==> flow/design.v <==
`timescale 1ns / 1ps
module HalfAdder(
    input a,  
    input b,  
    output f,  
    output carryOut  
    );
    xor(f, a, b);
    and(carryOut, a, b);
endmodule
`timescale 1ns / 1ps
module FullAdder(
    input a,
    input b,
    input carryIn,
    output sum,
    output carryOut
    );
    wire ha1Sum, ha1CarryOut, ha2CarryOut;
    HalfAdder halfAdder1(a, b, ha1Sum, ha1CarryOut);
    HalfAdder halfAdder2(ha1Sum, carryIn, sum, ha2CarryOut);
    or(carryOut, ha1CarryOut, ha2CarryOut);
endmodule
`timescale 1ns / 1ps
module MultiAnd16(
    input [15:0] a,
    input b,
    output [15:0] c
    );
    and(c[0], a[0], b);
    and(c[1], a[1], b);
    and(c[2], a[2], b);
    and(c[3], a[3], b);
    and(c[4], a[4], b);
    and(c[5], a[5], b);
    and(c[6], a[6], b);
    and(c[7], a[7], b);
    and(c[8], a[8], b);
    and(c[9], a[9], b);
    and(c[10], a[10], b);
    and(c[11], a[11], b);
    and(c[12], a[12], b);
    and(c[13], a[13], b);
    and(c[14], a[14], b);
    and(c[15], a[15], b);
endmodule
`timescale 1ns / 1ps
module MultiAdd15(
    input [14:0] a,
    input [14:0] b,
    input [14:0] carryIn,
    output [14:0] sum,
    output [14:0] carryOut
    );
    FullAdder fa0(a[0], b[0], carryIn[0], sum[0], carryOut[0]);  
    FullAdder fa1(a[1], b[1], carryIn[1], sum[1], carryOut[1]);
    FullAdder fa2(a[2], b[2], carryIn[2], sum[2], carryOut[2]);
    FullAdder fa3(a[3], b[3], carryIn[3], sum[3], carryOut[3]);
    FullAdder fa4(a[4], b[4], carryIn[4], sum[4], carryOut[4]);
    FullAdder fa5(a[5], b[5], carryIn[5], sum[5], carryOut[5]);
    FullAdder fa6(a[6], b[6], carryIn[6], sum[6], carryOut[6]);
    FullAdder fa7(a[7], b[7], carryIn[7], sum[7], carryOut[7]);
    FullAdder fa8(a[8], b[8], carryIn[8], sum[8], carryOut[8]);
    FullAdder fa9(a[9], b[9], carryIn[9], sum[9], carryOut[9]);
    FullAdder fa10(a[10], b[10], carryIn[10], sum[10], carryOut[10]);
    FullAdder fa11(a[11], b[11], carryIn[11], sum[11], carryOut[11]);
    FullAdder fa12(a[12], b[12], carryIn[12], sum[12], carryOut[12]);
    FullAdder fa13(a[13], b[13], carryIn[13], sum[13], carryOut[13]);
    FullAdder fa14(a[14], b[14], carryIn[14], sum[14], carryOut[14]);
endmodule
`timescale 1ns / 1ps
module ArrayMultiplier(
    input [15:0] a,
    input [15:0] b,
    output [31:0] f
    );
    wire [15:0] tmpAnd [0:15];
    wire [14:0] tmpSum [0:14];
    wire [14:0] tmpCarry [0:15];
    MultiAnd16 and0(a, b[0], tmpAnd[0]);
    MultiAnd16 and1(a, b[1], tmpAnd[1]);
    MultiAnd16 and2(a, b[2], tmpAnd[2]);
    MultiAnd16 and3(a, b[3], tmpAnd[3]);
    MultiAnd16 and4(a, b[4], tmpAnd[4]);
    MultiAnd16 and5(a, b[5], tmpAnd[5]);
    MultiAnd16 and6(a, b[6], tmpAnd[6]);
    MultiAnd16 and7(a, b[7], tmpAnd[7]);
    MultiAnd16 and8(a, b[8], tmpAnd[8]);
    MultiAnd16 and9(a, b[9], tmpAnd[9]);
    MultiAnd16 and10(a, b[10], tmpAnd[10]);
    MultiAnd16 and11(a, b[11], tmpAnd[11]);
    MultiAnd16 and12(a, b[12], tmpAnd[12]);
    MultiAnd16 and13(a, b[13], tmpAnd[13]);
    MultiAnd16 and14(a, b[14], tmpAnd[14]);
    MultiAnd16 and15(a, b[15], tmpAnd[15]);
    MultiAdd15 add0(tmpAnd[0][15:1], tmpAnd[1][14:0], 15'd0, tmpSum[0], tmpCarry[0]);
    MultiAdd15 add1({tmpAnd[1][15], tmpSum[0][14:1]}, tmpAnd[2][14:0], tmpCarry[0], tmpSum[1], tmpCarry[1]);
    MultiAdd15 add2({tmpAnd[2][15], tmpSum[1][14:1]}, tmpAnd[3][14:0], tmpCarry[1], tmpSum[2], tmpCarry[2]);
    MultiAdd15 add3({tmpAnd[3][15], tmpSum[2][14:1]}, tmpAnd[4][14:0], tmpCarry[2], tmpSum[3], tmpCarry[3]);
    MultiAdd15 add4({tmpAnd[4][15], tmpSum[3][14:1]}, tmpAnd[5][14:0], tmpCarry[3], tmpSum[4], tmpCarry[4]);
    MultiAdd15 add5({tmpAnd[5][15], tmpSum[4][14:1]}, tmpAnd[6][14:0], tmpCarry[4], tmpSum[5], tmpCarry[5]);
    MultiAdd15 add6({tmpAnd[6][15], tmpSum[5][14:1]}, tmpAnd[7][14:0], tmpCarry[5], tmpSum[6], tmpCarry[6]);
    MultiAdd15 add7({tmpAnd[7][15], tmpSum[6][14:1]}, tmpAnd[8][14:0], tmpCarry[6], tmpSum[7], tmpCarry[7]);
    MultiAdd15 add8({tmpAnd[8][15], tmpSum[7][14:1]}, tmpAnd[9][14:0], tmpCarry[7], tmpSum[8], tmpCarry[8]);
    MultiAdd15 add9({tmpAnd[9][15], tmpSum[8][14:1]}, tmpAnd[10][14:0], tmpCarry[8], tmpSum[9], tmpCarry[9]);
    MultiAdd15 add10({tmpAnd[10][15], tmpSum[9][14:1]}, tmpAnd[11][14:0], tmpCarry[9], tmpSum[10], tmpCarry[10]);
    MultiAdd15 add11({tmpAnd[11][15], tmpSum[10][14:1]}, tmpAnd[12][14:0], tmpCarry[10], tmpSum[11], tmpCarry[11]);
    MultiAdd15 add12({tmpAnd[12][15], tmpSum[11][14:1]}, tmpAnd[13][14:0], tmpCarry[11], tmpSum[12], tmpCarry[12]);
    MultiAdd15 add13({tmpAnd[13][15], tmpSum[12][14:1]}, tmpAnd[14][14:0], tmpCarry[12], tmpSum[13], tmpCarry[13]);
    MultiAdd15 add14({tmpAnd[14][15], tmpSum[13][14:1]}, tmpAnd[15][14:0], tmpCarry[13], tmpSum[14], tmpCarry[14]);
    FullAdder add15(tmpSum[14][1], tmpCarry[14][0], 1'b0, f[16], tmpCarry[15][0]);
    FullAdder add16(tmpSum[14][2], tmpCarry[14][1], tmpCarry[15][0], f[17], tmpCarry[15][1]);
    FullAdder add17(tmpSum[14][3], tmpCarry[14][2], tmpCarry[15][1], f[18], tmpCarry[15][2]);
    FullAdder add18(tmpSum[14][4], tmpCarry[14][3], tmpCarry[15][2], f[19], tmpCarry[15][3]);
    FullAdder add19(tmpSum[14][5], tmpCarry[14][4], tmpCarry[15][3], f[20], tmpCarry[15][4]);
    FullAdder add20(tmpSum[14][6], tmpCarry[14][5], tmpCarry[15][4], f[21], tmpCarry[15][5]);
    FullAdder add21(tmpSum[14][7], tmpCarry[14][6], tmpCarry[15][5], f[22], tmpCarry[15][6]);
    FullAdder add22(tmpSum[14][8], tmpCarry[14][7], tmpCarry[15][6], f[23], tmpCarry[15][7]);
    FullAdder add23(tmpSum[14][9], tmpCarry[14][8], tmpCarry[15][7], f[24], tmpCarry[15][8]);
    FullAdder add24(tmpSum[14][10], tmpCarry[14][9], tmpCarry[15][8], f[25], tmpCarry[15][9]);
    FullAdder add25(tmpSum[14][11], tmpCarry[14][10], tmpCarry[15][9], f[26], tmpCarry[15][10]);
    FullAdder add26(tmpSum[14][12], tmpCarry[14][11], tmpCarry[15][10], f[27], tmpCarry[15][11]);
    FullAdder add27(tmpSum[14][13], tmpCarry[14][12], tmpCarry[15][11], f[28], tmpCarry[15][12]);
    FullAdder add28(tmpSum[14][14], tmpCarry[14][13], tmpCarry[15][12], f[29], tmpCarry[15][13]);
    FullAdder add29(tmpAnd[15][15], tmpCarry[14][14], tmpCarry[15][13], f[30], f[31]);
    assign f[0] = tmpAnd[0][0];
    assign f[1] = tmpSum[0][0];
    assign f[2] = tmpSum[1][0];
    assign f[3] = tmpSum[2][0];
    assign f[4] = tmpSum[3][0];
    assign f[5] = tmpSum[4][0];
    assign f[6] = tmpSum[5][0];
    assign f[7] = tmpSum[6][0];
    assign f[8] = tmpSum[7][0];
    assign f[9] = tmpSum[8][0];
    assign f[10] = tmpSum[9][0];
    assign f[11] = tmpSum[10][0];
    assign f[12] = tmpSum[11][0];
    assign f[13] = tmpSum[12][0];
    assign f[14] = tmpSum[13][0];
    assign f[15] = tmpSum[14][0];
endmodule
`timescale 1ns / 1ps
module RippleAdder8(
    input [7:0] a,
    input [7:0] b,
    input carryIn,
    output [7:0] sum,
    output carryOut
    );
    wire tmpCarry [0:6];
    FullAdder fa0(a[0], b[0], carryIn, sum[0], tmpCarry[0]);  
    FullAdder fa1(a[1], b[1], tmpCarry[0], sum[1], tmpCarry[1]);
    FullAdder fa2(a[2], b[2], tmpCarry[1], sum[2], tmpCarry[2]);
    FullAdder fa3(a[3], b[3], tmpCarry[2], sum[3], tmpCarry[3]);
    FullAdder fa4(a[4], b[4], tmpCarry[3], sum[4], tmpCarry[4]);
    FullAdder fa5(a[5], b[5], tmpCarry[4], sum[5], tmpCarry[5]);
    FullAdder fa6(a[6], b[6], tmpCarry[5], sum[6], tmpCarry[6]);
    FullAdder fa7(a[7], b[7], tmpCarry[6], sum[7], carryOut);  
endmodule
`timescale 1ns / 1ps
module Adder32(
    input [31:0] a,
    input [31:0] b,
    output [31:0] sum,
    output carryOut
    );
    wire tmpCarry [0:2];
    RippleAdder8 add0(a[7:0], b[7:0], 1'b0, sum[7:0], tmpCarry[0]);
    RippleAdder8 add1(a[15:8], b[15:8], tmpCarry[0], sum[15:8], tmpCarry[1]);
    RippleAdder8 add2(a[23:16], b[23:16], tmpCarry[1], sum[23:16], tmpCarry[2]);
    RippleAdder8 add3(a[31:24], b[31:24], tmpCarry[2], sum[31:24], carryOut);
endmodule
`timescale 1ns / 1ps
module MACRegister(
    input clk,
    input rst,
    input [1:0] opcode,
    input [15:0] a,
    input [15:0] b,
    output [31:0] dataOut
    );
    reg [31:0] register;
    assign dataOut = register;
    wire [31:0] product;
    wire [31:0] sum;
    ArrayMultiplier multiplier(a, b, product);
    Adder32 adder(register, product, sum);
    always @ (posedge clk) begin
        if (rst)
            register <= 32'd0;
        else case (opcode)
            2'd1:  
                register <= {a, b};
            2'd2:  
                register <= sum;
        endcase
    end
endmodule
# Tool chain data of MACRegister
# Tool output for the design above, in the order of the flow.
# Lines are those of the file above, counted from 1.
# The mark -- stands for no value.
[inputs] design="MACRegister" clock_port="clk" cell_library="sky130hd" corner="tt_025C_1v80"

# After elaboration
# Yosys after proc, flatten, opt, wreduce and memory -nomap, before mapping. Memory bits, and registers merged into a memory's read port (data or address), are not among the register bits. Print and check cells are not counted. Equal cells are merged and count once.
[op_classes] bitwise=1562 n_reduce_logical=1 muxes=1 eq_ne=2
[ops] operator="1-bit AND" n=781
[ops] operator="1-bit bitwise XOR" n=527
[ops] operator="1-bit bitwise OR" n=254
[ops] operator="32-bit parallel mux with 2-bit select" n=1
[ops] operator="2-bit by 1-bit equality test with 1-bit output (second input constant)" n=1
[ops] operator="2-bit equality test (second input constant)" n=1
[ops] operator="2-bit nonzero test" n=1
[word_totals] elab_cells=1567 inputBits=36 register_bits=32

# Longest topological paths
# Longest topological path by Yosys (ltp), each cell counted once; first at word level (registers and memories cut), then after technology mapping (sequential cells cut; the memories' decode and read muxes count).
[depth] ltp_word=65 ABC_AREA=1 depth_mapped=47

# After synthesis
# Yosys stat after the flow's synthesis: flattened, memories mapped to cells. It holds for the ABC_AREA given above (unset counts as 0); a run with the other value may have another netlist.
# The area totals of this step are shown rounded.
[synth_totals] buf_cells=112 cell_count=1165 yosys_area_mm2=0.0096 ffs=32
[by_type] cell_type="sky130_fd_sc_hd__fa_1" n=254
[by_type] cell_type="sky130_fd_sc_hd__inv_1" n=358
[by_type] cell_type="sky130_fd_sc_hd__nand2_1" n=293
[by_type] cell_type="sky130_fd_sc_hd__dfxtp_1" n=32
[by_type] cell_type="sky130_fd_sc_hd__buf_2" n=69
[by_type] cell_type="sky130_fd_sc_hd__buf_4" n=35
[by_type] cell_type="sky130_fd_sc_hd__o21ai_1" n=51
[by_type] cell_type="sky130_fd_sc_hd__ha_1" n=18
[by_type] cell_type="sky130_fd_sc_hd__a21oi_1" n=30
[by_type] cell_type="sky130_fd_sc_hd__buf_6" n=8
[by_type] cell_type="sky130_fd_sc_hd__o21ai_0" n=9
[by_type] cell_type="sky130_fd_sc_hd__o211ai_2" n=1
[by_type] cell_type="sky130_fd_sc_hd__nand3_1" n=2
[by_type] cell_type="sky130_fd_sc_hd__a21oi_2" n=1
[by_type] cell_type="sky130_fd_sc_hd__nor2_1" n=2
[by_type] cell_type="sky130_fd_sc_hd__o211ai_1" n=1
[by_type] cell_type="sky130_fd_sc_hd__inv_2" n=1

# Worst setup path after synthesis
# Source: OpenSTA report_checks on the synthesized netlist (no wires, ideal clock, input and output delay 20% of the period each), path of least setup slack; recovery checks are left aside. Register names are those of the netlist, which keeps one name where synthesis merged equal registers.
[synth_path] path_kind="in2reg" from="in b[1]" to="reg register[31]" in_delay_ps=3800 clock_period_ps=19000 setup_ps=70 t_first_pin_ps=3800 path_delay_ps=15185 stages=45 arrival_ps=18915 slack_ps=15 period_less_setup_slack_ps=18985
# "path_delay_ps" is the arrival time less input delay plus setup time.
# "stages": output pins that drive a net of the path, with the launching flip-flop's if there is one; two outputs of one cell count as two.
# "period_less_setup_slack_ps" = period - worst setup slack (recovery checks aside). The figure is calculated, with input and output delays left at 20% of the set period.
# Between the ends stands the longest chain of elaborated cells between them, by number of cells; it is not shown to be the way that was timed. Of several equally long chains one is given.
# Each line given opens the expression or statement behind the cell; cells for indexed reads and writes are added by Yosys, which also makes memories of some case tables.
# At most two assigning lines are given for a register; there are more.
[synth_between] cell_sequence="sky130_fd_sc_hd__buf_2 sky130_fd_sc_hd__buf_2 sky130_fd_sc_hd__nand2_1 sky130_fd_sc_hd__inv_1 sky130_fd_sc_hd__ha_1 sky130_fd_sc_hd__inv_1 sky130_fd_sc_hd__fa_1 sky130_fd_sc_hd__inv_1 sky130_fd_sc_hd__fa_1 sky130_fd_sc_hd__fa_1 sky130_fd_sc_hd__fa_1 sky130_fd_sc_hd__fa_1 sky130_fd_sc_hd__fa_1 sky130_fd_sc_hd__fa_1 sky130_fd_sc_hd__fa_1 sky130_fd_sc_hd__fa_1 sky130_fd_sc_hd__fa_1 sky130_fd_sc_hd__fa_1 [9 not listed] sky130_fd_sc_hd__fa_1 sky130_fd_sc_hd__fa_1 sky130_fd_sc_hd__fa_1 sky130_fd_sc_hd__fa_1 sky130_fd_sc_hd__fa_1 sky130_fd_sc_hd__fa_1 sky130_fd_sc_hd__fa_1 sky130_fd_sc_hd__fa_1 sky130_fd_sc_hd__fa_1 sky130_fd_sc_hd__fa_1 sky130_fd_sc_hd__fa_1 sky130_fd_sc_hd__inv_1 sky130_fd_sc_hd__nand2_1 sky130_fd_sc_hd__nand2_1 sky130_fd_sc_hd__nand2_1 sky130_fd_sc_hd__nand3_1 sky130_fd_sc_hd__nand2_1 sky130_fd_sc_hd__a21oi_1" elab_chain_len=65 cells_between=1265 cone_lines=20 cone_classes="mux (1); logic (1264)"
[synth_lines] item="from (decl)" line=180 rtl="input [15:0] b,"
[synth_lines] item="1-bit AND" line=44 rtl="and(c[14], a[14], b);"
[synth_lines] item="1-bit bitwise XOR (28 in a row)" line=8 rtl="xor(f, a, b);"
[synth_lines] item="1-bit AND" line=9 rtl="and(carryOut, a, b);"
[synth_lines] item="1-bit bitwise OR" line=22 rtl="or(carryOut, ha1CarryOut, ha2CarryOut);"
[synth_lines] item="1-bit bitwise XOR (2 in a row)" line=8
[synth_lines] item="1-bit AND" line=9
[synth_lines] item="1-bit bitwise OR" line=22
[synth_lines] item="[23 not listed]"
[synth_lines] item="1-bit bitwise OR" line=22
[synth_lines] item="1-bit AND" line=9
[synth_lines] item="1-bit bitwise OR" line=22
[synth_lines] item="1-bit AND" line=9
[synth_lines] item="1-bit bitwise OR" line=22
[synth_lines] item="1-bit bitwise XOR" line=8
[synth_lines] item="32-bit parallel mux with 2-bit select" line=192 rtl="else case (opcode)"
[synth_lines] item="to (assign)" line=194 rtl="register <= {a, b};"
[synth_lines] item="to (assign)" line=196 rtl="register <= sum;"
[synth_lines] item="to (decl)" line=183 rtl="reg [31:0] register;"

# Worst path after layout
# From the final timing report of job 1: the path of least setup slack in the routed layout; clock arrival at registers is part of the times.
# The path's times are printed in steps of 10 ps; the period is the one set.
[layout_path] path_kind="in2reg" from="in b[1]" to="reg register[31]" t_first_pin_ps=4000 clock_period_ps=20000 stages=45 arrival_ps=20050 in_delay_ps=4000 slack_ps=190 setup_ps=60
# Between the ends stands the longest chain of elaborated cells between them, by number of cells; it is not shown to be the way that was timed. Of several equally long chains one is given.
# At most two assigning lines are given for a register; there are more.
[layout_between] cell_sequence="sky130_fd_sc_hd__clkdlybuf4s50_1 sky130_fd_sc_hd__buf_12 sky130_fd_sc_hd__nand2_1 sky130_fd_sc_hd__inv_1 sky130_fd_sc_hd__ha_1 sky130_fd_sc_hd__inv_1 sky130_fd_sc_hd__fa_1 sky130_fd_sc_hd__inv_1 sky130_fd_sc_hd__fa_1 sky130_fd_sc_hd__fa_2 sky130_fd_sc_hd__fa_2 sky130_fd_sc_hd__fa_1 sky130_fd_sc_hd__fa_1 sky130_fd_sc_hd__fa_1 sky130_fd_sc_hd__fa_1 sky130_fd_sc_hd__fa_1 sky130_fd_sc_hd__fa_1 sky130_fd_sc_hd__fa_1 [9 not listed] sky130_fd_sc_hd__fa_1 sky130_fd_sc_hd__fa_1 sky130_fd_sc_hd__fa_2 sky130_fd_sc_hd__fa_2 sky130_fd_sc_hd__fa_1 sky130_fd_sc_hd__fa_1 sky130_fd_sc_hd__fa_1 sky130_fd_sc_hd__fa_1 sky130_fd_sc_hd__fa_1 sky130_fd_sc_hd__fa_1 sky130_fd_sc_hd__fa_1 sky130_fd_sc_hd__inv_1 sky130_fd_sc_hd__nand2_1 sky130_fd_sc_hd__nand2_1 sky130_fd_sc_hd__nand2_1 sky130_fd_sc_hd__nand3_1 sky130_fd_sc_hd__nand2_1 sky130_fd_sc_hd__a21oi_1" elab_chain_len=65 cells_between=1265 cone_lines=20 cone_classes="mux (1); logic (1264)"
[layout_lines] item="from (decl)" line=180 rtl="input [15:0] b,"
[layout_lines] item="1-bit AND" line=44 rtl="and(c[14], a[14], b);"
[layout_lines] item="1-bit bitwise XOR (28 in a row)" line=8 rtl="xor(f, a, b);"
[layout_lines] item="1-bit AND" line=9 rtl="and(carryOut, a, b);"
[layout_lines] item="1-bit bitwise OR" line=22 rtl="or(carryOut, ha1CarryOut, ha2CarryOut);"
[layout_lines] item="1-bit bitwise XOR (2 in a row)" line=8
[layout_lines] item="1-bit AND" line=9
[layout_lines] item="1-bit bitwise OR" line=22
[layout_lines] item="[23 not listed]"
[layout_lines] item="1-bit bitwise OR" line=22
[layout_lines] item="1-bit AND" line=9
[layout_lines] item="1-bit bitwise OR" line=22
[layout_lines] item="1-bit AND" line=9
[layout_lines] item="1-bit bitwise OR" line=22
[layout_lines] item="1-bit bitwise XOR" line=8
[layout_lines] item="32-bit parallel mux with 2-bit select" line=192 rtl="else case (opcode)"
[layout_lines] item="to (assign)" line=194 rtl="register <= {a, b};"
[layout_lines] item="to (assign)" line=196 rtl="register <= sum;"
[layout_lines] item="to (decl)" line=183 rtl="reg [31:0] register;"

## Implementation results

3 stored runs of MACRegister in the flow (synthesis by Yosys, layout by OpenROAD, sky130hd cells), in arbitrary order. Constraints: input delay and output delay 20% of the set period each, output load 0.01 pF.
By "achieved_period_ps" is meant the clock period of the run minus its worst setup slack. This is arithmetic on one report: input and output delays are still those of the set period (20% each).
"worst_path_ps" means the part of the period allowed to the worst setup path (the constraints hold back 20% at inputs and 20% at outputs) less its slack; where the path has registers, the arrival times of their clocks count too.
"worst_path_ps" is known to 10 ps.
The measured numbers are rounded.

[flow] job 1: files
==> flow/run.sh <==
#!/bin/bash
# the make line also repeats the synthesis and layout settings of config.mk as NAME=value (left out here)
make -C /OpenROAD-flow-scripts/flow DESIGN_CONFIG=/design/flow/config.mk WORK_HOME=/design/flow/orfs CLKGATE_MAP_FILE= finish
==> flow/config.mk <==
export PLATFORM = sky130hd
export DESIGN_NAME = MACRegister
export DESIGN_NICKNAME = MACRegister
export VERILOG_FILES = /design/flow/design.v
export SDC_FILE = /design/flow/constraint.sdc
export NUM_CORES = 4
export LEC_CHECK = 0
export ABC_AREA = 1
export CAP_MARGIN = 30
export CELL_PAD_IN_SITES_DETAIL_PLACEMENT = 2
export CORE_MARGIN = 2
export CORE_UTILIZATION = 28
export CTS_CLUSTER_DIAMETER = 257
export GPL_ROUTABILITY_DRIVEN = 1
export GPL_TIMING_DRIVEN = 1
export MAX_ROUTING_LAYER = met4
export SETUP_SLACK_MARGIN = -0.27
export SLEW_MARGIN = 20
export TNS_END_PERCENT = 15
==> flow/constraint.sdc <==
create_clock -name core_clock -period 20.0 [get_ports {clk}]
set_input_delay 4.0000 -clock core_clock [delete_from_list [all_inputs] [get_ports {clk}]]
set_output_delay 4.0000 -clock core_clock [all_outputs]
set_load 0.01 [all_outputs]

[flow] job 1: metrics
[metrics] die_mm2 = 0.036
[metrics] worst_setup_slack_ps = 190
[metrics] layout_stdcell_area_mm2 = 0.011
[metrics] fin_tns_ps = 0
[metrics] achieved_period_ps = 19807
[metrics] yosys.chip_area_mm2 = 0.0096
[metrics] hold_ws_ps = 510
[metrics] fin_util_pct = 31
[metrics] worst_path_ps = 15810
[metrics] path_kind = in2reg

[flow] job 2: files
==> flow/run.sh <==
#!/bin/bash
# the make line also repeats the synthesis and layout settings of config.mk as NAME=value (left out here)
make -C /OpenROAD-flow-scripts/flow DESIGN_CONFIG=/design/flow/config.mk WORK_HOME=/design/flow/orfs CLKGATE_MAP_FILE= finish
==> flow/config.mk <==
export PLATFORM = sky130hd
export DESIGN_NAME = MACRegister
export DESIGN_NICKNAME = MACRegister
export VERILOG_FILES = /design/flow/design.v
export SDC_FILE = /design/flow/constraint.sdc
export NUM_CORES = 4
export LEC_CHECK = 0
export CAP_MARGIN = 20
export CORE_MARGIN = 2
export CORE_UTILIZATION = 40
export SETUP_SLACK_MARGIN = 1.0
export SLEW_MARGIN = 20
==> flow/constraint.sdc <==
create_clock -name core_clock -period 17.7 [get_ports {clk}]
set_input_delay 3.5400 -clock core_clock [delete_from_list [all_inputs] [get_ports {clk}]]
set_output_delay 3.5400 -clock core_clock [all_outputs]
set_load 0.01 [all_outputs]

[flow] job 2: metrics
[metrics] die_mm2 = 0.024
[metrics] worst_setup_slack_ps = 810
[metrics] layout_stdcell_area_mm2 = 0.011
[metrics] fin_tns_ps = 0
[metrics] achieved_period_ps = 16892
[metrics] yosys.chip_area_mm2 = 0.0092
[metrics] hold_ws_ps = 470
[metrics] fin_util_pct = 47
[metrics] worst_path_ps = 13350
[metrics] path_kind = in2reg

[flow] job 3: files
==> flow/run.sh <==
#!/bin/bash
# the make line also repeats the synthesis and layout settings of config.mk as NAME=value (left out here)
make -C /OpenROAD-flow-scripts/flow DESIGN_CONFIG=/design/flow/config.mk WORK_HOME=/design/flow/orfs CLKGATE_MAP_FILE= finish
==> flow/config.mk <==
export PLATFORM = sky130hd
export DESIGN_NAME = MACRegister
export DESIGN_NICKNAME = MACRegister
export VERILOG_FILES = /design/flow/design.v
export SDC_FILE = /design/flow/constraint.sdc
export NUM_CORES = 4
export LEC_CHECK = 0
export ABC_AREA = 1
export CAP_MARGIN = 20
export CORE_MARGIN = 2
export CORE_UTILIZATION = 40
export MAX_ROUTING_LAYER = met4
export SLEW_MARGIN = 20
==> flow/constraint.sdc <==
create_clock -name core_clock -period 29.9 [get_ports {clk}]
set_input_delay 5.9800 -clock core_clock [delete_from_list [all_inputs] [get_ports {clk}]]
set_output_delay 5.9800 -clock core_clock [all_outputs]
set_load 0.01 [all_outputs]

[flow] job 3: metrics
[metrics] die_mm2 = 0.025
[metrics] worst_setup_slack_ps = 8100
[metrics] layout_stdcell_area_mm2 = 0.01
[metrics] fin_tns_ps = 0
[metrics] achieved_period_ps = 21786
[metrics] yosys.chip_area_mm2 = 0.0096
[metrics] hold_ws_ps = 500
[metrics] fin_util_pct = 43
[metrics] worst_path_ps = 15810
[metrics] path_kind = in2reg
